==> flow/design.v <==
module aib_bert_chk #(
parameter [0:0] BERT_BUF_MODE_EN = 1   
)
(
input            clk,                   
input            rstn,                  
input            rx_rst_pulse,          
input            rx_start_pulse,        
input            seed_in_en,            
input      [1:0] rx_sft_nb,             
input      [7:0]   rx_bert_data_in,     
input      [2:0]   rx_ptrn_sel,         
output reg [127:0] rx_bert_data_ff,     
output reg         rbert_running_ff,    
output reg [15:0]  rbert_biterr_cnt_ff  
);
localparam [1:0] NBIT1 = 2'b00;  
localparam [1:0] NBIT2 = 2'b01;  
localparam [1:0] NBIT4 = 2'b10;  
localparam [1:0] NBIT8 = 2'b11;  
localparam [2:0] PRBS7   = 3'b000;  
localparam [2:0] PRBS15  = 3'b001;  
localparam [2:0] PRBS23  = 3'b010;  
localparam [2:0] PRBS31  = 3'b011;  
localparam [2:0] PTRN127 = 3'b100;  
localparam [2:0] PTRN128 = 3'b101;  
integer i;  
reg  [127:0] lfsr_buf_ff;       
reg  [127:0] seed_data_in;      
reg  [127:0] lfsr_buf_next;     
reg  [  7:0] bit_err;           
reg  [  3:0] rxbert_inc_val;    
reg          co2_nc;            
wire [15:0] rbert_biterr_cnt_in;  
wire [15:0] rbert_biterr_nxt;     
wire        co1_cnt;              
wire [7:0] lfsr7_sft1;  
wire [7:0] lfsr7_sft2;  
wire [7:0] lfsr7_sft3;  
wire [7:0] lfsr7_sft4;  
wire [7:0] lfsr7_sft5;  
wire [7:0] lfsr7_sft6;  
wire [7:0] lfsr7_sft7;  
wire [7:0] lfsr7_sft8;  
wire [14:0] lfsr15_sft1;  
wire [14:0] lfsr15_sft2;  
wire [14:0] lfsr15_sft3;  
wire [14:0] lfsr15_sft4;  
wire [14:0] lfsr15_sft5;  
wire [14:0] lfsr15_sft6;  
wire [14:0] lfsr15_sft7;  
wire [14:0] lfsr15_sft8;  
wire [22:0] lfsr23_sft1;  
wire [22:0] lfsr23_sft2;  
wire [22:0] lfsr23_sft3;  
wire [22:0] lfsr23_sft4;  
wire [22:0] lfsr23_sft5;  
wire [22:0] lfsr23_sft6;  
wire [22:0] lfsr23_sft7;  
wire [22:0] lfsr23_sft8;  
wire [30:0] lfsr31_sft1;  
wire [30:0] lfsr31_sft2;  
wire [30:0] lfsr31_sft3;  
wire [30:0] lfsr31_sft4;  
wire [30:0] lfsr31_sft5;  
wire [30:0] lfsr31_sft6;  
wire [30:0] lfsr31_sft7;  
wire [30:0] lfsr31_sft8;  
always @(posedge clk or negedge rstn)
  begin: rbert_running_register
    if(!rstn)  
      begin
        rbert_running_ff <= 1'h0;
      end
    else if(rx_rst_pulse)
      begin
        rbert_running_ff <= 1'h0;
      end
    else if(rx_start_pulse)
      begin
        rbert_running_ff <= 1'b1;
      end
  end  
always @(*)
  begin: seed_data_in_logic
    case(rx_sft_nb[1:0])
      NBIT1:  
        begin
          seed_data_in[127:0] = {rx_bert_data_in[0],
                                 lfsr_buf_ff[127:1]};
        end
      NBIT2:  
        begin
          seed_data_in[127:0] = {rx_bert_data_in[1:0],
                                 lfsr_buf_ff[127:2]};
        end
      NBIT4:  
        begin
          seed_data_in[127:0] = {rx_bert_data_in[3:0],
                                 lfsr_buf_ff[127:4]};
        end
      NBIT8:  
        begin
          seed_data_in[127:0] = {rx_bert_data_in[7:0],
                                 lfsr_buf_ff[127:8]};
        end
    endcase
  end  
assign lfsr7_sft1[7:0] = {(lfsr_buf_ff[121] ^ lfsr_buf_ff[122]),
                           lfsr_buf_ff[127:121]};
assign lfsr7_sft2[7:0] = {(lfsr7_sft1[1] ^ lfsr7_sft1[2]),lfsr7_sft1[7:1]};
assign lfsr7_sft3[7:0] = {(lfsr7_sft2[1] ^ lfsr7_sft2[2]),lfsr7_sft2[7:1]};
assign lfsr7_sft4[7:0] = {(lfsr7_sft3[1] ^ lfsr7_sft3[2]),lfsr7_sft3[7:1]};
assign lfsr7_sft5[7:0] = {(lfsr7_sft4[1] ^ lfsr7_sft4[2]),lfsr7_sft4[7:1]};
assign lfsr7_sft6[7:0] = {(lfsr7_sft5[1] ^ lfsr7_sft5[2]),lfsr7_sft5[7:1]};
assign lfsr7_sft7[7:0] = {(lfsr7_sft6[1] ^ lfsr7_sft6[2]),lfsr7_sft6[7:1]};
assign lfsr7_sft8[7:0] = {(lfsr7_sft7[1] ^ lfsr7_sft7[2]),lfsr7_sft7[7:1]};
assign lfsr15_sft1[14:0] = {(lfsr_buf_ff[113] ^ lfsr_buf_ff[114]),
                             lfsr_buf_ff[127:114]};
assign lfsr15_sft2[14:0] = {(lfsr15_sft1[0] ^ lfsr15_sft1[1]),lfsr15_sft1[14:1]};
assign lfsr15_sft3[14:0] = {(lfsr15_sft2[0] ^ lfsr15_sft2[1]),lfsr15_sft2[14:1]};
assign lfsr15_sft4[14:0] = {(lfsr15_sft3[0] ^ lfsr15_sft3[1]),lfsr15_sft3[14:1]};
assign lfsr15_sft5[14:0] = {(lfsr15_sft4[0] ^ lfsr15_sft4[1]),lfsr15_sft4[14:1]};
assign lfsr15_sft6[14:0] = {(lfsr15_sft5[0] ^ lfsr15_sft5[1]),lfsr15_sft5[14:1]};
assign lfsr15_sft7[14:0] = {(lfsr15_sft6[0] ^ lfsr15_sft6[1]),lfsr15_sft6[14:1]};
assign lfsr15_sft8[14:0] = {(lfsr15_sft7[0] ^ lfsr15_sft7[1]),lfsr15_sft7[14:1]};
assign lfsr23_sft1[22:0] = {(lfsr_buf_ff[105] ^ lfsr_buf_ff[110]),
                             lfsr_buf_ff[127:106]};
assign lfsr23_sft2[22:0] = {(lfsr23_sft1[0] ^ lfsr23_sft1[5]),lfsr23_sft1[22:1]};
assign lfsr23_sft3[22:0] = {(lfsr23_sft2[0] ^ lfsr23_sft2[5]),lfsr23_sft2[22:1]};
assign lfsr23_sft4[22:0] = {(lfsr23_sft3[0] ^ lfsr23_sft3[5]),lfsr23_sft3[22:1]};
assign lfsr23_sft5[22:0] = {(lfsr23_sft4[0] ^ lfsr23_sft4[5]),lfsr23_sft4[22:1]};
assign lfsr23_sft6[22:0] = {(lfsr23_sft5[0] ^ lfsr23_sft5[5]),lfsr23_sft5[22:1]};
assign lfsr23_sft7[22:0] = {(lfsr23_sft6[0] ^ lfsr23_sft6[5]),lfsr23_sft6[22:1]};
assign lfsr23_sft8[22:0] = {(lfsr23_sft7[0] ^ lfsr23_sft7[5]),lfsr23_sft7[22:1]};
assign lfsr31_sft1[30:0] = {(lfsr_buf_ff[97] ^ lfsr_buf_ff[100]),
                             lfsr_buf_ff[127:98]};
assign lfsr31_sft2[30:0] = {(lfsr31_sft1[0] ^ lfsr31_sft1[3]),lfsr31_sft1[30:1]};
assign lfsr31_sft3[30:0] = {(lfsr31_sft2[0] ^ lfsr31_sft2[3]),lfsr31_sft2[30:1]};
assign lfsr31_sft4[30:0] = {(lfsr31_sft3[0] ^ lfsr31_sft3[3]),lfsr31_sft3[30:1]};
assign lfsr31_sft5[30:0] = {(lfsr31_sft4[0] ^ lfsr31_sft4[3]),lfsr31_sft4[30:1]};
assign lfsr31_sft6[30:0] = {(lfsr31_sft5[0] ^ lfsr31_sft5[3]),lfsr31_sft5[30:1]};
assign lfsr31_sft7[30:0] = {(lfsr31_sft6[0] ^ lfsr31_sft6[3]),lfsr31_sft6[30:1]};
assign lfsr31_sft8[30:0] = {(lfsr31_sft7[0] ^ lfsr31_sft7[3]),lfsr31_sft7[30:1]};
always @(*)
  begin: lfsr_buf_next_logic
    lfsr_buf_next[127:0] = lfsr_buf_ff[127:0];
    case(rx_ptrn_sel[2:0])
      PRBS7:  
        begin
          case(rx_sft_nb[1:0])
            NBIT1:  
              begin
                lfsr_buf_next[127:120] = lfsr7_sft1[7:0];
              end
            NBIT2:  
              begin
                lfsr_buf_next[127:120] = lfsr7_sft2[7:0];
              end
            NBIT4:  
              begin
                lfsr_buf_next[127:120] = lfsr7_sft4[7:0];
              end
            NBIT8:  
              begin
                lfsr_buf_next[127:120] = lfsr7_sft8[7:0];
              end
          endcase
        end
      PRBS15:  
        begin
          case(rx_sft_nb[1:0])
            NBIT1:  
              begin
                lfsr_buf_next[127:113] = lfsr15_sft1[14:0];
              end
            NBIT2:  
              begin
                lfsr_buf_next[127:113] = lfsr15_sft2[14:0];
              end
            NBIT4:  
              begin
                lfsr_buf_next[127:113] = lfsr15_sft4[14:0];
              end
            NBIT8:  
              begin
                lfsr_buf_next[127:113] = lfsr15_sft8[14:0];
              end
          endcase
        end
      PRBS23:  
        begin
          case(rx_sft_nb[1:0])
            NBIT1:  
              begin
                lfsr_buf_next[127:105] = lfsr23_sft1[22:0];
              end
            NBIT2:  
              begin
                lfsr_buf_next[127:105] = lfsr23_sft2[22:0];
              end
            NBIT4:  
              begin
                lfsr_buf_next[127:105] = lfsr23_sft4[22:0];
              end
            NBIT8:  
              begin
                lfsr_buf_next[127:105] = lfsr23_sft8[22:0];
              end
          endcase
        end 
      PRBS31:   
        begin
          case(rx_sft_nb[1:0])
            NBIT1:  
              begin
                lfsr_buf_next[127:97] = lfsr31_sft1[30:0];
              end
            NBIT2:  
              begin
                lfsr_buf_next[127:97] = lfsr31_sft2[30:0];
              end
            NBIT4:  
              begin
                lfsr_buf_next[127:97] = lfsr31_sft4[30:0];
              end
            NBIT8:  
              begin
                lfsr_buf_next[127:97] = lfsr31_sft8[30:0];
              end
          endcase
        end
      PTRN127:  
        begin
          case(rx_sft_nb[1:0])
            NBIT1:  
              begin
                lfsr_buf_next[127:1] = { lfsr_buf_ff[1],
                                         lfsr_buf_ff[127:2]  };
              end
            NBIT2:  
              begin
                lfsr_buf_next[127:1] = { lfsr_buf_ff[2:1],
                                         lfsr_buf_ff[127:3] };
              end
            NBIT4:  
              begin
                lfsr_buf_next[127:1] = { lfsr_buf_ff[4:1],
                                         lfsr_buf_ff[127:5] };
              end
            NBIT8:  
              begin
                lfsr_buf_next[127:1] = { lfsr_buf_ff[8:1],
                                         lfsr_buf_ff[127:9] };
              end
          endcase
        end
      PTRN128:  
        begin
          case(rx_sft_nb[1:0])
            NBIT1:  
              begin
                lfsr_buf_next[127:0] = { lfsr_buf_ff[0],
                                         lfsr_buf_ff[127:1]  };
              end
            NBIT2:  
              begin
                lfsr_buf_next[127:0] = { lfsr_buf_ff[1:0],
                                         lfsr_buf_ff[127:2] };
              end
            NBIT4:  
              begin
                lfsr_buf_next[127:0] = { lfsr_buf_ff[3:0],
                                         lfsr_buf_ff[127:4] };
              end
            NBIT8:  
              begin
                lfsr_buf_next[127:0] = { lfsr_buf_ff[7:0],
                                         lfsr_buf_ff[127:8] };
              end
          endcase
        end
      default:  
        begin
          lfsr_buf_next[127:0] = lfsr_buf_ff[127:0];
        end
    endcase
  end  
always @(posedge clk or negedge rstn)
  begin: lfsr_buf_register
    if(!rstn)  
      begin
        lfsr_buf_ff[127:0] <= 128'h0000_0000_0000_0000_0000_0000_0000_0000;
      end
    else if(rx_rst_pulse)
      begin
        lfsr_buf_ff[127:0] <= 128'h0000_0000_0000_0000_0000_0000_0000_0000;
      end
    else if(rbert_running_ff  | rx_start_pulse)
      begin
        lfsr_buf_ff[127:0] <= lfsr_buf_next[127:0] &
                              {31'h7fff_ffff,{97{BERT_BUF_MODE_EN}}};
      end
    else if(seed_in_en)
      begin
        lfsr_buf_ff[127:0] <= seed_data_in[127:0] &
                              {31'h7fff_ffff,{97{BERT_BUF_MODE_EN}}};
      end
  end  
always @(posedge clk or negedge rstn)
  begin: rx_bert_data_register
    if(!rstn)  
      begin
        rx_bert_data_ff[127:0] <= 128'h0000_0000_0000_0000_0000_0000_0000_0000;
      end
    else if(rx_rst_pulse)
      begin
        rx_bert_data_ff[127:0] <= 128'h0000_0000_0000_0000_0000_0000_0000_0000;
      end
    else if(rbert_running_ff  | rx_start_pulse)
      begin
        rx_bert_data_ff[127:0] <= seed_data_in[127:0];
      end
  end  
always @(*)
  begin: bit_err_logic
    bit_err[7:0]     = 8'b00;
    case(rx_sft_nb[1:0])
      NBIT1:  
        begin
          if(rbert_running_ff)
            bit_err[0] = lfsr_buf_ff[127] ^ rx_bert_data_ff[127];
        end
      NBIT2:  
        begin
          if(rbert_running_ff)
            bit_err[1:0] = lfsr_buf_ff[127:126] ^ rx_bert_data_ff[127:126];
        end
      NBIT4:  
        begin
          if(rbert_running_ff)
            bit_err[3:0] = lfsr_buf_ff[127:124] ^ rx_bert_data_ff[127:124];
        end
      NBIT8:  
        begin
          if(rbert_running_ff)
            bit_err[7:0] = lfsr_buf_ff[127:120] ^ rx_bert_data_ff[127:120];
        end
    endcase
  end  
always @(*)
  begin: rxbert_inc_val_logic
    rxbert_inc_val[3:0] = 4'h0;
    for(i=0;i<8;i=i+1)
      begin
        rxbert_inc_val[3:0] = rxbert_inc_val[3:0] + {3'h0,bit_err[i]};
      end
  end  
assign {co1_cnt,rbert_biterr_nxt[15:0]}  = rbert_biterr_cnt_ff[15:0] +
                                          {12'h0,rxbert_inc_val[3:0]};
assign rbert_biterr_cnt_in[15:0] = co1_cnt ? 16'hffff : rbert_biterr_nxt[15:0];
always @(posedge clk or negedge rstn)
  begin: rbert_biterr_cnt_register
    if(!rstn)  
      begin
        rbert_biterr_cnt_ff[15:0] <= {16{1'b0}};
      end
    else if(rx_rst_pulse)
      begin
        rbert_biterr_cnt_ff[15:0] <= {16{1'b0}};
      end
    else if(rbert_running_ff)
      begin
        rbert_biterr_cnt_ff[15:0] <= rbert_biterr_cnt_in[15:0];
      end
  end  
endmodule  
module aib_rx_bert #(
parameter [0:0] BERT_BUF_MODE_EN = 1   
)
(
input         clk,               
input         rstn,              
input [  3:0] rx_rst_pulse,      
input [  3:0] rx_start_pulse,    
input [  3:0] seed_in_en,        
input [  5:0] chk3_lane_sel_ff,  
input [  5:0] chk2_lane_sel_ff,  
input [  5:0] chk1_lane_sel_ff,  
input [  5:0] chk0_lane_sel_ff,  
input [  2:0] chk3_ptrn_sel_ff,  
input [  2:0] chk2_ptrn_sel_ff,  
input [  2:0] chk1_ptrn_sel_ff,  
input [  2:0] chk0_ptrn_sel_ff,  
input [319:0] rx_bert_data_i,    
input         sdr_mode,          
input   [1:0] r_fifo_mode,       
input         m_gen2_mode,       
output reg [ 48:0] rbert_bit_cnt_ff,  
output     [ 15:0] biterr_cnt_chk3,   
output     [ 15:0] biterr_cnt_chk2,   
output     [ 15:0] biterr_cnt_chk1,   
output     [ 15:0] biterr_cnt_chk0,   
output     [127:0] rx_bert3_data,     
output     [127:0] rx_bert2_data,     
output     [127:0] rx_bert1_data,     
output     [127:0] rx_bert0_data,     
output     [  3:0] rbert_running_ff   
);
localparam   FIFO_1X   = 2'b00;        
localparam   FIFO_2X   = 2'b01;        
localparam   FIFO_4X   = 2'b10;        
localparam [1:0] NBIT1 = 2'b00;  
localparam [1:0] NBIT2 = 2'b01;  
localparam [1:0] NBIT4 = 2'b10;  
localparam [1:0] NBIT8 = 2'b11;  
integer i;  
reg [39:0][7:0] rx_bert_lanes;    
reg [ 1:0] rx_sft_nb;             
reg [ 7:0] rx_bert_data_chk0_ff;   
reg [ 7:0] rx_bert_data_chk1_ff;   
reg [ 7:0] rx_bert_data_chk2_ff;   
reg [ 7:0] rx_bert_data_chk3_ff;   
reg [48:0] rbert_bit_cnt_in;
reg        co1_nc;
wire [7:0] rx_bert_data_chk0;    
wire [7:0] rx_bert_data_chk1;    
wire [7:0] rx_bert_data_chk2;    
wire [7:0] rx_bert_data_chk3;    
always @(*)
  begin: rx_sft_nb_logic
    case(r_fifo_mode)
      FIFO_1X:  
        begin
          if(sdr_mode)
            rx_sft_nb[1:0] = 2'b00;  
          else
            rx_sft_nb[1:0] = 2'b01;  
        end
      FIFO_2X:  
        begin
          if(sdr_mode)
            rx_sft_nb[1:0] = 2'b01;  
          else
            rx_sft_nb[1:0] = 2'b10;  
        end
      FIFO_4X:  
        begin
          if(sdr_mode)
            rx_sft_nb[1:0] = 2'b10;  
          else
            rx_sft_nb[1:0] = 2'b11;  
        end
      default:  
        begin
          if(sdr_mode)
            rx_sft_nb[1:0] = 2'b00;  
          else
            rx_sft_nb[1:0] = 2'b01;  
        end
    endcase
  end  
always @(*)
  begin: rx_bert_lanes_logic
    if(m_gen2_mode)  
      begin: rx_bert_lanes_gen2
        for(i=0;i<40;i=i+1)
          begin
            rx_bert_lanes[i] = { rx_bert_data_i[(2*i)+241],
                                 rx_bert_data_i[(2*i)+240],
                                 rx_bert_data_i[(2*i)+161],
                                 rx_bert_data_i[(2*i)+160],
                                 rx_bert_data_i[(2*i)+81],
                                 rx_bert_data_i[(2*i)+80],
                                 rx_bert_data_i[(2*i)+1],
                                 rx_bert_data_i[2*i] };
          end
      end  
    else  
      begin: rx_bert_lanes_gen1
        for(i=0;i<20;i=i+1)
          begin
            if(sdr_mode)  
              begin
                rx_bert_lanes[i] = { rx_bert_data_i[(2*i)+241],  
                                     rx_bert_data_i[(2*i)+240],  
                                     rx_bert_data_i[(2*i)+161],  
                                     rx_bert_data_i[(2*i)+160],  
                                     rx_bert_data_i[(2*i)+81],   
                                     rx_bert_data_i[(2*i)+80],   
                                     rx_bert_data_i[(2*i)+40],
                                     rx_bert_data_i[2*i] };
              end  
            else  
              begin
                rx_bert_lanes[i] = { rx_bert_data_i[(2*i)+241],  
                                     rx_bert_data_i[(2*i)+240],  
                                     rx_bert_data_i[(2*i)+161],  
                                     rx_bert_data_i[(2*i)+160],  
                                     rx_bert_data_i[(2*i)+41],
                                     rx_bert_data_i[(2*i)+40],
                                     rx_bert_data_i[(2*i)+1],
                                     rx_bert_data_i[2*i] };
              end  
          end
        for(i=20;i<40;i=i+1)
          begin
            rx_bert_lanes[i] = { rx_bert_data_i[(2*i)+241],  
                                 rx_bert_data_i[(2*i)+240],  
                                 rx_bert_data_i[(2*i)+161],  
                                 rx_bert_data_i[(2*i)+160],  
                                 rx_bert_data_i[(2*i)+81],   
                                 rx_bert_data_i[(2*i)+80],   
                                 rx_bert_data_i[(2*i)+1],    
                                 rx_bert_data_i[2*i] };      
          end
      end  
  end  
assign rx_bert_data_chk0[7:0] = (chk0_lane_sel_ff[5:0] < 6'd40)      ?
                                 rx_bert_lanes[chk0_lane_sel_ff[5:0] ] :
                                 8'h00;
assign rx_bert_data_chk1[7:0] = (chk1_lane_sel_ff[5:0] < 6'd40)      ?
                                 rx_bert_lanes[chk1_lane_sel_ff[5:0]] :
                                 8'h00;
assign rx_bert_data_chk2[7:0] = (chk2_lane_sel_ff[5:0] < 6'd40)      ?
                                 rx_bert_lanes[chk2_lane_sel_ff[5:0]] :
                                 8'h00;
assign rx_bert_data_chk3[7:0] = (chk3_lane_sel_ff[5:0] < 6'd40)      ?
                                 rx_bert_lanes[chk3_lane_sel_ff[5:0]] :
                                 8'h00;
always @(posedge clk or negedge rstn)
  begin: rx_bert_data_register
    if(!rstn)
      begin
        rx_bert_data_chk0_ff[7:0] <= 8'h0;
        rx_bert_data_chk1_ff[7:0] <= 8'h0;
        rx_bert_data_chk2_ff[7:0] <= 8'h0;
        rx_bert_data_chk3_ff[7:0] <= 8'h0;
      end
    else
      begin
        rx_bert_data_chk0_ff[7:0] <= rx_bert_data_chk0[7:0];
        rx_bert_data_chk1_ff[7:0] <= rx_bert_data_chk1[7:0];
        rx_bert_data_chk2_ff[7:0] <= rx_bert_data_chk2[7:0];
        rx_bert_data_chk3_ff[7:0] <= rx_bert_data_chk3[7:0];
      end
  end  
always @(*)
  begin: rbert_bit_cnt_in_logic
    case(rx_sft_nb[1:0])
      NBIT1:  
        begin
          {co1_nc,rbert_bit_cnt_in[48:0]} = rbert_bit_cnt_ff[48:0] + 49'd1;
        end
      NBIT2:  
        begin
          {co1_nc,rbert_bit_cnt_in[48:0]} = rbert_bit_cnt_ff[48:0] + 49'd2;
        end
      NBIT4:  
        begin
          {co1_nc,rbert_bit_cnt_in[48:0]} = rbert_bit_cnt_ff[48:0] + 49'd4;
        end
      NBIT8:  
        begin
          {co1_nc,rbert_bit_cnt_in[48:0]} = rbert_bit_cnt_ff[48:0] + 49'd8;
        end
    endcase
  end  
always @(posedge clk or negedge rstn)
  begin: rbert_bit_cnt_register
    if(!rstn)  
      begin
        rbert_bit_cnt_ff[48:0] <= {49{1'b0}};
      end
    else if(rx_rst_pulse[3:0] != 4'h0)
      begin
        rbert_bit_cnt_ff[48:0] <= {49{1'b0}};
      end
    else if(rbert_running_ff[3:0] != 4'h0)
      begin
        rbert_bit_cnt_ff[48:0] <= rbert_bit_cnt_in[48:0];
      end
  end  
aib_bert_chk #(.BERT_BUF_MODE_EN (BERT_BUF_MODE_EN))
aib_bert_chk0(
.clk             (clk),            
.rstn            (rstn),           
.rx_rst_pulse    (rx_rst_pulse[0]),   
.rx_start_pulse  (rx_start_pulse[0]), 
.seed_in_en      (seed_in_en[0]),     
.rx_sft_nb       (rx_sft_nb[1:0]), 
.rx_bert_data_in (rx_bert_data_chk0_ff[7:0]),  
.rx_ptrn_sel     (chk0_ptrn_sel_ff[2:0]),      
.rx_bert_data_ff     (rx_bert0_data[127:0]), 
.rbert_running_ff    (rbert_running_ff[0]),     
.rbert_biterr_cnt_ff (biterr_cnt_chk0[15:0])
);
aib_bert_chk #(.BERT_BUF_MODE_EN (BERT_BUF_MODE_EN))
aib_bert_chk1(
.clk             (clk),            
.rstn            (rstn),           
.rx_rst_pulse    (rx_rst_pulse[1]),   
.rx_start_pulse  (rx_start_pulse[1]), 
.seed_in_en      (seed_in_en[1]),     
.rx_sft_nb       (rx_sft_nb[1:0]), 
.rx_bert_data_in (rx_bert_data_chk1_ff[7:0]),  
.rx_ptrn_sel     (chk1_ptrn_sel_ff[2:0]),      
.rx_bert_data_ff     (rx_bert1_data[127:0]), 
.rbert_running_ff    (rbert_running_ff[1]),     
.rbert_biterr_cnt_ff (biterr_cnt_chk1[15:0])
);
aib_bert_chk #(.BERT_BUF_MODE_EN (BERT_BUF_MODE_EN))
aib_bert_chk2(
.clk             (clk),            
.rstn            (rstn),           
.rx_rst_pulse    (rx_rst_pulse[2]),   
.rx_start_pulse  (rx_start_pulse[2]), 
.seed_in_en      (seed_in_en[2]),     
.rx_sft_nb       (rx_sft_nb[1:0]), 
.rx_bert_data_in (rx_bert_data_chk2_ff[7:0]),  
.rx_ptrn_sel     (chk2_ptrn_sel_ff[2:0]),      
.rx_bert_data_ff     (rx_bert2_data[127:0]), 
.rbert_running_ff    (rbert_running_ff[2]),     
.rbert_biterr_cnt_ff (biterr_cnt_chk2[15:0])
);
aib_bert_chk #(.BERT_BUF_MODE_EN (BERT_BUF_MODE_EN))
aib_bert_chk3(
.clk             (clk),            
.rstn            (rstn),           
.rx_rst_pulse    (rx_rst_pulse[3]),   
.rx_start_pulse  (rx_start_pulse[3]), 
.seed_in_en      (seed_in_en[3]),     
.rx_sft_nb       (rx_sft_nb[1:0]), 
.rx_bert_data_in (rx_bert_data_chk3_ff[7:0]),  
.rx_ptrn_sel     (chk3_ptrn_sel_ff[2:0]),      
.rx_bert_data_ff     (rx_bert3_data[127:0]), 
.rbert_running_ff    (rbert_running_ff[3]),     
.rbert_biterr_cnt_ff (biterr_cnt_chk3[15:0])
);
endmodule  
[From RTL to reports: aib_rx_bert]
Tool output for the design above before and after an edit, in the order of the flow.
Lines under "original" count in the file above, lines under "edited" in the edited file.
"difference" is "edited" less "original", of the values as shown; "relative change" is that difference over "original", in percent.
Cell names lack the library's common part.
A cell with - has no value.
Inputs
  top: aib_rx_bert
  clock port: clk
  cell library: sky130hd
  timing corner: tt_025C_1v80

[The edit]
The edit as a unified diff against the file above.
A script made this edit. It changes what the design does and was not meant as an optimisation.
begin of diff
@@ -399,5 +399,5 @@
 output reg [ 48:0] rbert_bit_cnt_ff,  
 output     [ 15:0] biterr_cnt_chk3,   
-output     [ 15:0] biterr_cnt_chk2,   
+output     [ 15:0] biterr_cnt_chk2_ext,   
 output     [ 15:0] biterr_cnt_chk1,   
 output     [ 15:0] biterr_cnt_chk0,   
@@ -408,4 +408,8 @@
 output     [  3:0] rbert_running_ff   
 );
+wire [ 15:0] biterr_cnt_chk2;
+reg [ 15:0] biterr_cnt_chk2_dly;
+always @(posedge clk) biterr_cnt_chk2_dly <= biterr_cnt_chk2;
+assign biterr_cnt_chk2_ext = biterr_cnt_chk2_dly;
 localparam   FIFO_1X   = 2'b00;        
 localparam   FIFO_2X   = 2'b01;        
end of diff

[After elaboration]
Source: Yosys, flattened and elaborated, memories not mapped. Widths are those after wreduce. Registers that Yosys merges into a memory's read port (data or address) are not register bits. Print and check cells do not count.
Storage and ports
  register bits: original 1173, edited 1189, difference +16, relative change +1.36%
  bits of input ports: original 374, edited 374, difference 0, relative change 0.00%
  word-level cells: original 507, edited 508, difference +1, relative change +0.20%
Operators by class
  reduce/logical cells: original 50, edited 50, difference 0, relative change 0.00%
  shift-type cells: original 4, edited 4, difference 0, relative change 0.00%
  magnitude comparators: original 4, edited 4, difference 0, relative change 0.00%
  bitwise operators: original 148, edited 148, difference 0, relative change 0.00%
  $add $sub $neg: original 36, edited 36, difference 0, relative change 0.00%
  equality and inequality tests: original 49, edited 49, difference 0, relative change 0.00%
  mux-type cells: original 175, edited 175, difference 0, relative change 0.00%
Unchanged operator kinds not shown: 55.

[Depth]
Yosys ltp: most cells in a row. Word level: on the elaborated netlist, between registers, memories and ports. Mapped: between sequential cells and ports; inverters and the memories' decode and read muxes count.
Logic depth
  depth in word-level cells: original 15, edited 15, difference 0, relative change 0.00%
  ABC_AREA: original 0, edited 0
  gate-level depth with buffers: original 30, edited 29, difference -1, relative change -3.33%
  mapped depth without buffers: original 25, edited 25, difference 0, relative change 0.00%

[Synthesis result]
The flow's flattened synthesis, as Yosys stat reports it; memories are mapped. The netlist is that of the ABC_AREA named above (0 if unset); the other value can give another one.
Cell types
  o21ai_0: original 229, edited 1088, difference +859, relative change +375.11%
  mux2_2: original 794, edited 6, difference -788, relative change -99.24%
  nand2_1: original 776, edited 1244, difference +468, relative change +60.31%
  a211o_1: original 20, edited 444, difference +424, relative change +2120.00%
  a211oi_1: original 456, edited 59, difference -397, relative change -87.06%
  buf_4: original 19, edited 69, difference +50, relative change +263.16%
  a21oi_1: original 212, edited 251, difference +39, relative change +18.40%
  clkbuf_1: original 507, edited 540, difference +33, relative change +6.51%
  nand3_1: original 95, edited 120, difference +25, relative change +26.32%
  a22oi_1: original 36, edited 61, difference +25, relative change +69.44%
  nor2_1: original 343, edited 367, difference +24, relative change +7.00%
  mux2i_1: original 533, edited 554, difference +21, relative change +3.94%
  a221oi_1: original 40, edited 19, difference -21, relative change -52.50%
  a31o_2: original 12, edited 32, difference +20, relative change +166.67%
  buf_2: original 176, edited 194, difference +18, relative change +10.23%
  dfxtp_1: original 0, edited 16, difference +16
  buf_1: original 94, edited 79, difference -15, relative change -15.96%
  a31oi_1: original 73, edited 59, difference -14, relative change -19.18%
Unchanged cell types not shown: 10.
Not every row of either side is listed.
Synthesis totals
  cells in the netlist: original 7503, edited 8330, difference +827, relative change +11.02%
  cell area after synthesis (sq um): original 78200.0, edited 77924.7, difference -275.3, relative change -0.35%
  mapped flip-flops: original 1173, edited 1189, difference +16, relative change +1.36%
By module: a second synthesis without flattening, with its own total; a netlist apart from the flattened one above.
Unflattened totals
  cell total of the unflattened synthesis: original 8012, edited 8091, difference +79, relative change +0.99%
  area (unflattened synthesis) (sq um): original 79945.4, edited 80490.9, difference +545.5, relative change +0.68%
Rows give one instance, submodules left out.
By module, original
  aib_bert_chk #(BERT_BUF_MODE_EN=1): instances 4, area 15792.6 sq um, cells 1619
  aib_rx_bert: instances 1, area 16774.8 sq um, cells 1536
By module, edited
  aib_bert_chk #(BERT_BUF_MODE_EN=1): instances 4, area 15792.6 sq um, cells 1619
  aib_rx_bert: instances 1, area 17320.4 sq um, cells 1615

[Path before layout]
Path of least setup slack by OpenSTA after synthesis, without wires, with an ideal clock, recovery checks aside; 20% of the period is set as input and as output delay. Where synthesis merged equal registers, the netlist keeps one of their names.
Timing path after synthesis
  path kind: original input-to-reg, edited input-to-reg
  start point: original input r_fifo_mode[0], edited input r_fifo_mode[0]
  end point: original register aib_bert_chk2.rbert_biterr_cnt_ff[9], edited register aib_bert_chk1.rbert_biterr_cnt_ff[5]
  arrival (ps): original 7595, edited 7581, difference -14, relative change -0.18%
  slack (ps): original -189, edited -181, difference +8
  delay of the path (ps): original 6189, edited 6180, difference -9, relative change -0.15%
  external input delay (ps): original 1500, edited 1500, difference 0, relative change 0.00%
  launch time at the first pin (ps): original 1500, edited 1500, difference 0, relative change 0.00%
  period (ps): original 7500, edited 7500, difference 0, relative change 0.00%
  data required time (ps): original 7406, edited 7401, difference -5, relative change -0.07%
  stages on the path: original 29, edited 28, difference -1, relative change -3.45%
  synthesis period reached (ps): original 7689, edited 7681, difference -8, relative change -0.10%
"delay of the path" is the arrival time less input delay plus setup time.
"stages on the path" counts driving pins, that of a launching flip-flop among them; a cell with two outputs on the path counts twice.
"synthesis period reached" is the clock period less the worst setup slack; recovery checks do not enter. This is arithmetic on one report: input and output delays are still those of the set period (20% each).
Between the ends stands the longest chain of elaborated cells between them, by number of cells; it is not shown to be the way that was timed. Of several equally long chains one is given.
Each line given opens the expression or statement behind the cell; cells for indexed reads and writes are added by Yosys, which also makes memories of some case tables.
A register here has more assigning lines than the two given.
On the way, after synthesis, original
  cell sequence: inv_1 -> ha_1 -> buf_2 -> inv_1 -> o21a_1 -> buf_2 -> buf_2 -> clkbuf_1 -> buf_2 -> a21oi_1 -> a221oi_1 -> nor2_1 -> ha_1 -> inv_1 -> fa_1 -> inv_1 -> fa_1 -> fa_1 -> inv_1 -> fa_1 -> fa_1 -> inv_1 -> a21oi_1 -> o21bai_1 -> or3b_2 -> clkbuf_1 -> o31ai_1 -> a21oi_1 -> a211oi_1
  length of the longest elaborated chain: 15
  elaborated cells on any way between the ends: 24
  those cells by class: add/sub: 8; eq/ne: 5; mux: 8; reduce/logical: 3
Ends and longest elaborated chain, after synthesis, original
  start: declaration: RTL line 397  | input   [1:0] r_fifo_mode,
  == test 2 bit: RTL line 432  | case(r_fifo_mode)
  case mux 2 bit (select 2 bit): RTL line 432
  == test 2 bit: RTL line 328  | case(rx_sft_nb[1:0])
  case mux 1 bit (select 4 bit): RTL line 328
  adder 1 x 1 -> 2 bit: RTL line 356  | rxbert_inc_val[3:0] = rxbert_inc_val[3:0] + {3'h0,bit_err[i]};
  adder 4 x 1 -> 4 bit (6 in a row): RTL line 356
  adder 16 x 4 -> 17 bit: RTL line 359  | assign {co1_cnt,rbert_biterr_nxt[15:0]}  = rbert_biterr_cnt_ff[15:0] +
  2-to-1 mux 16 bit: RTL line 361  | assign rbert_biterr_cnt_in[15:0] = co1_cnt ? 16'hffff : rbert_biterr_nxt[15:0];
  2-to-1 mux 16 bit: RTL line 372  | else if(rbert_running_ff)
  2-to-1 mux 16 bit: RTL line 368  | else if(rx_rst_pulse)
  end: assignment: RTL line 366  | rbert_biterr_cnt_ff[15:0] <= {16{1'b0}};
  end: assignment: RTL line 374  | rbert_biterr_cnt_ff[15:0] <= rbert_biterr_cnt_in[15:0];
  end: declaration: RTL line 15  | output reg [15:0]  rbert_biterr_cnt_ff
On the way, after synthesis, edited
  cell sequence: inv_1 -> ha_1 -> buf_4 -> buf_4 -> a21oi_2 -> buf_2 -> buf_2 -> clkbuf_1 -> o22ai_1 -> a21oi_1 -> nor3_1 -> ha_1 -> inv_1 -> fa_1 -> inv_1 -> fa_1 -> fa_1 -> inv_1 -> fa_1 -> fa_1 -> nor2b_1 -> o21ai_1 -> a211o_1 -> or3_1 -> clkbuf_1 -> a21oi_1 -> nor2_1 -> a311oi_1
  length of the longest elaborated chain: 15
  elaborated cells on any way between the ends: 24
  those cells by class: add/sub: 8; eq/ne: 5; mux: 8; reduce/logical: 3
Ends and longest elaborated chain, after synthesis, edited
  start: declaration: RTL line 397  | input   [1:0] r_fifo_mode,
  == test 2 bit: RTL line 436  | case(r_fifo_mode)
  case mux 2 bit (select 2 bit): RTL line 436
  == test 2 bit: RTL line 328  | case(rx_sft_nb[1:0])
  case mux 1 bit (select 4 bit): RTL line 328
  adder 1 x 1 -> 2 bit: RTL line 356  | rxbert_inc_val[3:0] = rxbert_inc_val[3:0] + {3'h0,bit_err[i]};
  adder 4 x 1 -> 4 bit (6 in a row): RTL line 356
  adder 16 x 4 -> 17 bit: RTL line 359  | assign {co1_cnt,rbert_biterr_nxt[15:0]}  = rbert_biterr_cnt_ff[15:0] +
  2-to-1 mux 16 bit: RTL line 361  | assign rbert_biterr_cnt_in[15:0] = co1_cnt ? 16'hffff : rbert_biterr_nxt[15:0];
  2-to-1 mux 16 bit: RTL line 372  | else if(rbert_running_ff)
  2-to-1 mux 16 bit: RTL line 368  | else if(rx_rst_pulse)
  end: assignment: RTL line 366  | rbert_biterr_cnt_ff[15:0] <= {16{1'b0}};
  end: assignment: RTL line 374  | rbert_biterr_cnt_ff[15:0] <= rbert_biterr_cnt_in[15:0];
  end: declaration: RTL line 15  | output reg [15:0]  rbert_biterr_cnt_ff

[Timing after layout]
From the final timing report of the runs of set A: the path of least setup slack in the routed layout; clock arrival at registers is part of the times.
The report prints the path's times to 10 ps; the period is as set.
Timing path after layout
  path kind: original input-to-reg, edited input-to-reg
  start point: original input r_fifo_mode[0], edited input r_fifo_mode[0]
  end point: original register aib_bert_chk3.rbert_biterr_cnt_ff[10], edited register aib_bert_chk1.rbert_biterr_cnt_ff[3]
  launch time at the first pin (ps): original 1500, edited 1500, difference 0, relative change 0.00%
  data required time (ps): original 8180, edited 8200, difference +20, relative change +0.24%
  external input delay (ps): original 1500, edited 1500, difference 0, relative change 0.00%
  arrival (ps): original 7580, edited 7570, difference -10, relative change -0.13%
  period (ps): original 7500, edited 7500, difference 0, relative change 0.00%
  slack (ps): original 600, edited 630, difference +30
  stages on the path: original 24, edited 23, difference -1, relative change -4.17%
Between the ends stands the longest chain of elaborated cells between them, by number of cells; it is not shown to be the way that was timed. Of several equally long chains one is given.
A register here has more assigning lines than the two given.
On the way, after layout, original
  cell sequence: clkdlybuf4s50_1 -> inv_1 -> ha_2 -> buf_4 -> nor2b_1 -> o21ai_4 -> o22ai_1 -> a211oi_1 -> a211oi_1 -> ha_1 -> inv_1 -> fa_1 -> inv_1 -> fa_1 -> fa_1 -> inv_1 -> fa_1 -> fa_1 -> nor2b_1 -> o21ai_0 -> a21boi_0 -> nand3_1 -> buf_4 -> a311oi_1
  length of the longest elaborated chain: 15
  elaborated cells on any way between the ends: 24
  those cells by class: add/sub: 8; eq/ne: 5; mux: 8; reduce/logical: 3
Ends and longest elaborated chain, after layout, original
  start: declaration: RTL line 397  | input   [1:0] r_fifo_mode,
  == test 2 bit: RTL line 432  | case(r_fifo_mode)
  case mux 2 bit (select 2 bit): RTL line 432
  == test 2 bit: RTL line 328  | case(rx_sft_nb[1:0])
  case mux 1 bit (select 4 bit): RTL line 328
  adder 1 x 1 -> 2 bit: RTL line 356  | rxbert_inc_val[3:0] = rxbert_inc_val[3:0] + {3'h0,bit_err[i]};
  adder 4 x 1 -> 4 bit (6 in a row): RTL line 356
  adder 16 x 4 -> 17 bit: RTL line 359  | assign {co1_cnt,rbert_biterr_nxt[15:0]}  = rbert_biterr_cnt_ff[15:0] +
  2-to-1 mux 16 bit: RTL line 361  | assign rbert_biterr_cnt_in[15:0] = co1_cnt ? 16'hffff : rbert_biterr_nxt[15:0];
  2-to-1 mux 16 bit: RTL line 372  | else if(rbert_running_ff)
  2-to-1 mux 16 bit: RTL line 368  | else if(rx_rst_pulse)
  end: assignment: RTL line 366  | rbert_biterr_cnt_ff[15:0] <= {16{1'b0}};
  end: assignment: RTL line 374  | rbert_biterr_cnt_ff[15:0] <= rbert_biterr_cnt_in[15:0];
  end: declaration: RTL line 15  | output reg [15:0]  rbert_biterr_cnt_ff
On the way, after layout, edited
  cell sequence: clkdlybuf4s50_1 -> inv_1 -> ha_2 -> buf_4 -> and3b_1 -> nor2_8 -> a21oi_1 -> a211oi_1 -> ha_1 -> inv_1 -> fa_1 -> inv_1 -> fa_1 -> fa_1 -> inv_1 -> fa_1 -> fa_1 -> nor2b_1 -> o21ai_1 -> a211o_1 -> or3_1 -> buf_4 -> a311oi_1
  length of the longest elaborated chain: 15
  elaborated cells on any way between the ends: 24
  those cells by class: add/sub: 8; eq/ne: 5; mux: 8; reduce/logical: 3
Ends and longest elaborated chain, after layout, edited
  start: declaration: RTL line 397  | input   [1:0] r_fifo_mode,
  == test 2 bit: RTL line 436  | case(r_fifo_mode)
  case mux 2 bit (select 2 bit): RTL line 436
  == test 2 bit: RTL line 328  | case(rx_sft_nb[1:0])
  case mux 1 bit (select 4 bit): RTL line 328
  adder 1 x 1 -> 2 bit: RTL line 356  | rxbert_inc_val[3:0] = rxbert_inc_val[3:0] + {3'h0,bit_err[i]};
  adder 4 x 1 -> 4 bit (6 in a row): RTL line 356
  adder 16 x 4 -> 17 bit: RTL line 359  | assign {co1_cnt,rbert_biterr_nxt[15:0]}  = rbert_biterr_cnt_ff[15:0] +
  2-to-1 mux 16 bit: RTL line 361  | assign rbert_biterr_cnt_in[15:0] = co1_cnt ? 16'hffff : rbert_biterr_nxt[15:0];
  2-to-1 mux 16 bit: RTL line 372  | else if(rbert_running_ff)
  2-to-1 mux 16 bit: RTL line 368  | else if(rx_rst_pulse)
  end: assignment: RTL line 366  | rbert_biterr_cnt_ff[15:0] <= {16{1'b0}};
  end: assignment: RTL line 374  | rbert_biterr_cnt_ff[15:0] <= rbert_biterr_cnt_in[15:0];
  end: declaration: RTL line 15  | output reg [15:0]  rbert_biterr_cnt_ff

[Measured runs]
Runs of the flow (Yosys, OpenROAD) on both versions; the two runs of a pair have the same settings. The constraints put input and output delay at 20% of the set period each and load the outputs with 0.01 pF.
Settings, set A
  period_ns: 7.5
  CAP_MARGIN: 20
  CORE_MARGIN: 2
  CORE_UTILIZATION: 40
  SLEW_MARGIN: 20
Final reports, set A
  worst hold slack in the final report (ps): original 464, edited 409, difference -55
  total negative slack on setup checks (ps): original 0, edited 0, difference 0
  die footprint (sq um): original 199054.0, edited 198359.0, difference -695.0, relative change -0.35%
  standard-cell area after routing (sq um): original 94712.1, edited 93972.6, difference -739.5, relative change -0.78%
  power (µW): original 21856, edited 21514, difference -342, relative change -1.56%
  cell area after synthesis (sq um): original 78200.0, edited 77924.7, difference -275.3, relative change -0.35%
  worst slack on setup checks (ps): original 603, edited 630, difference +27
  clock period reached (ps): original 6897, edited 6870, difference -27, relative change -0.39%
Settings, set B
  CORE_ASPECT_RATIO: 1.74
  CORE_UTILIZATION: 51
  CTS_CLUSTER_DIAMETER: 107
  GPL_ROUTABILITY_DRIVEN: 1
  SLEW_MARGIN: 5
  TNS_END_PERCENT: 15
  period_ns: 6.48
  CAP_MARGIN: 20
  CORE_MARGIN: 2
Final reports, set B
  worst hold slack in the final report (ps): original 463, edited 403, difference -60
  total negative slack on setup checks (ps): original 0, edited 0, difference 0
  die footprint (sq um): original 156603.0, edited 156056.0, difference -547.0, relative change -0.35%
  standard-cell area after routing (sq um): original 93703.6, edited 93387.1, difference -316.5, relative change -0.34%
  power (µW): original 24095, edited 23960, difference -135, relative change -0.56%
  cell area after synthesis (sq um): original 78200.0, edited 77924.7, difference -275.3, relative change -0.35%
  worst slack on setup checks (ps): original 352, edited 104, difference -248
  clock period reached (ps): original 6128, edited 6376, difference +248, relative change +4.05%
By "clock period reached" is meant the clock period of the run minus its worst setup slack. This is arithmetic on one report: input and output delays are still those of the set period (20% each).
By "power" is meant OpenSTA's value without simulated activity: inputs other than the clock are taken to toggle once in ten clock periods, and the tool carries that through the logic.
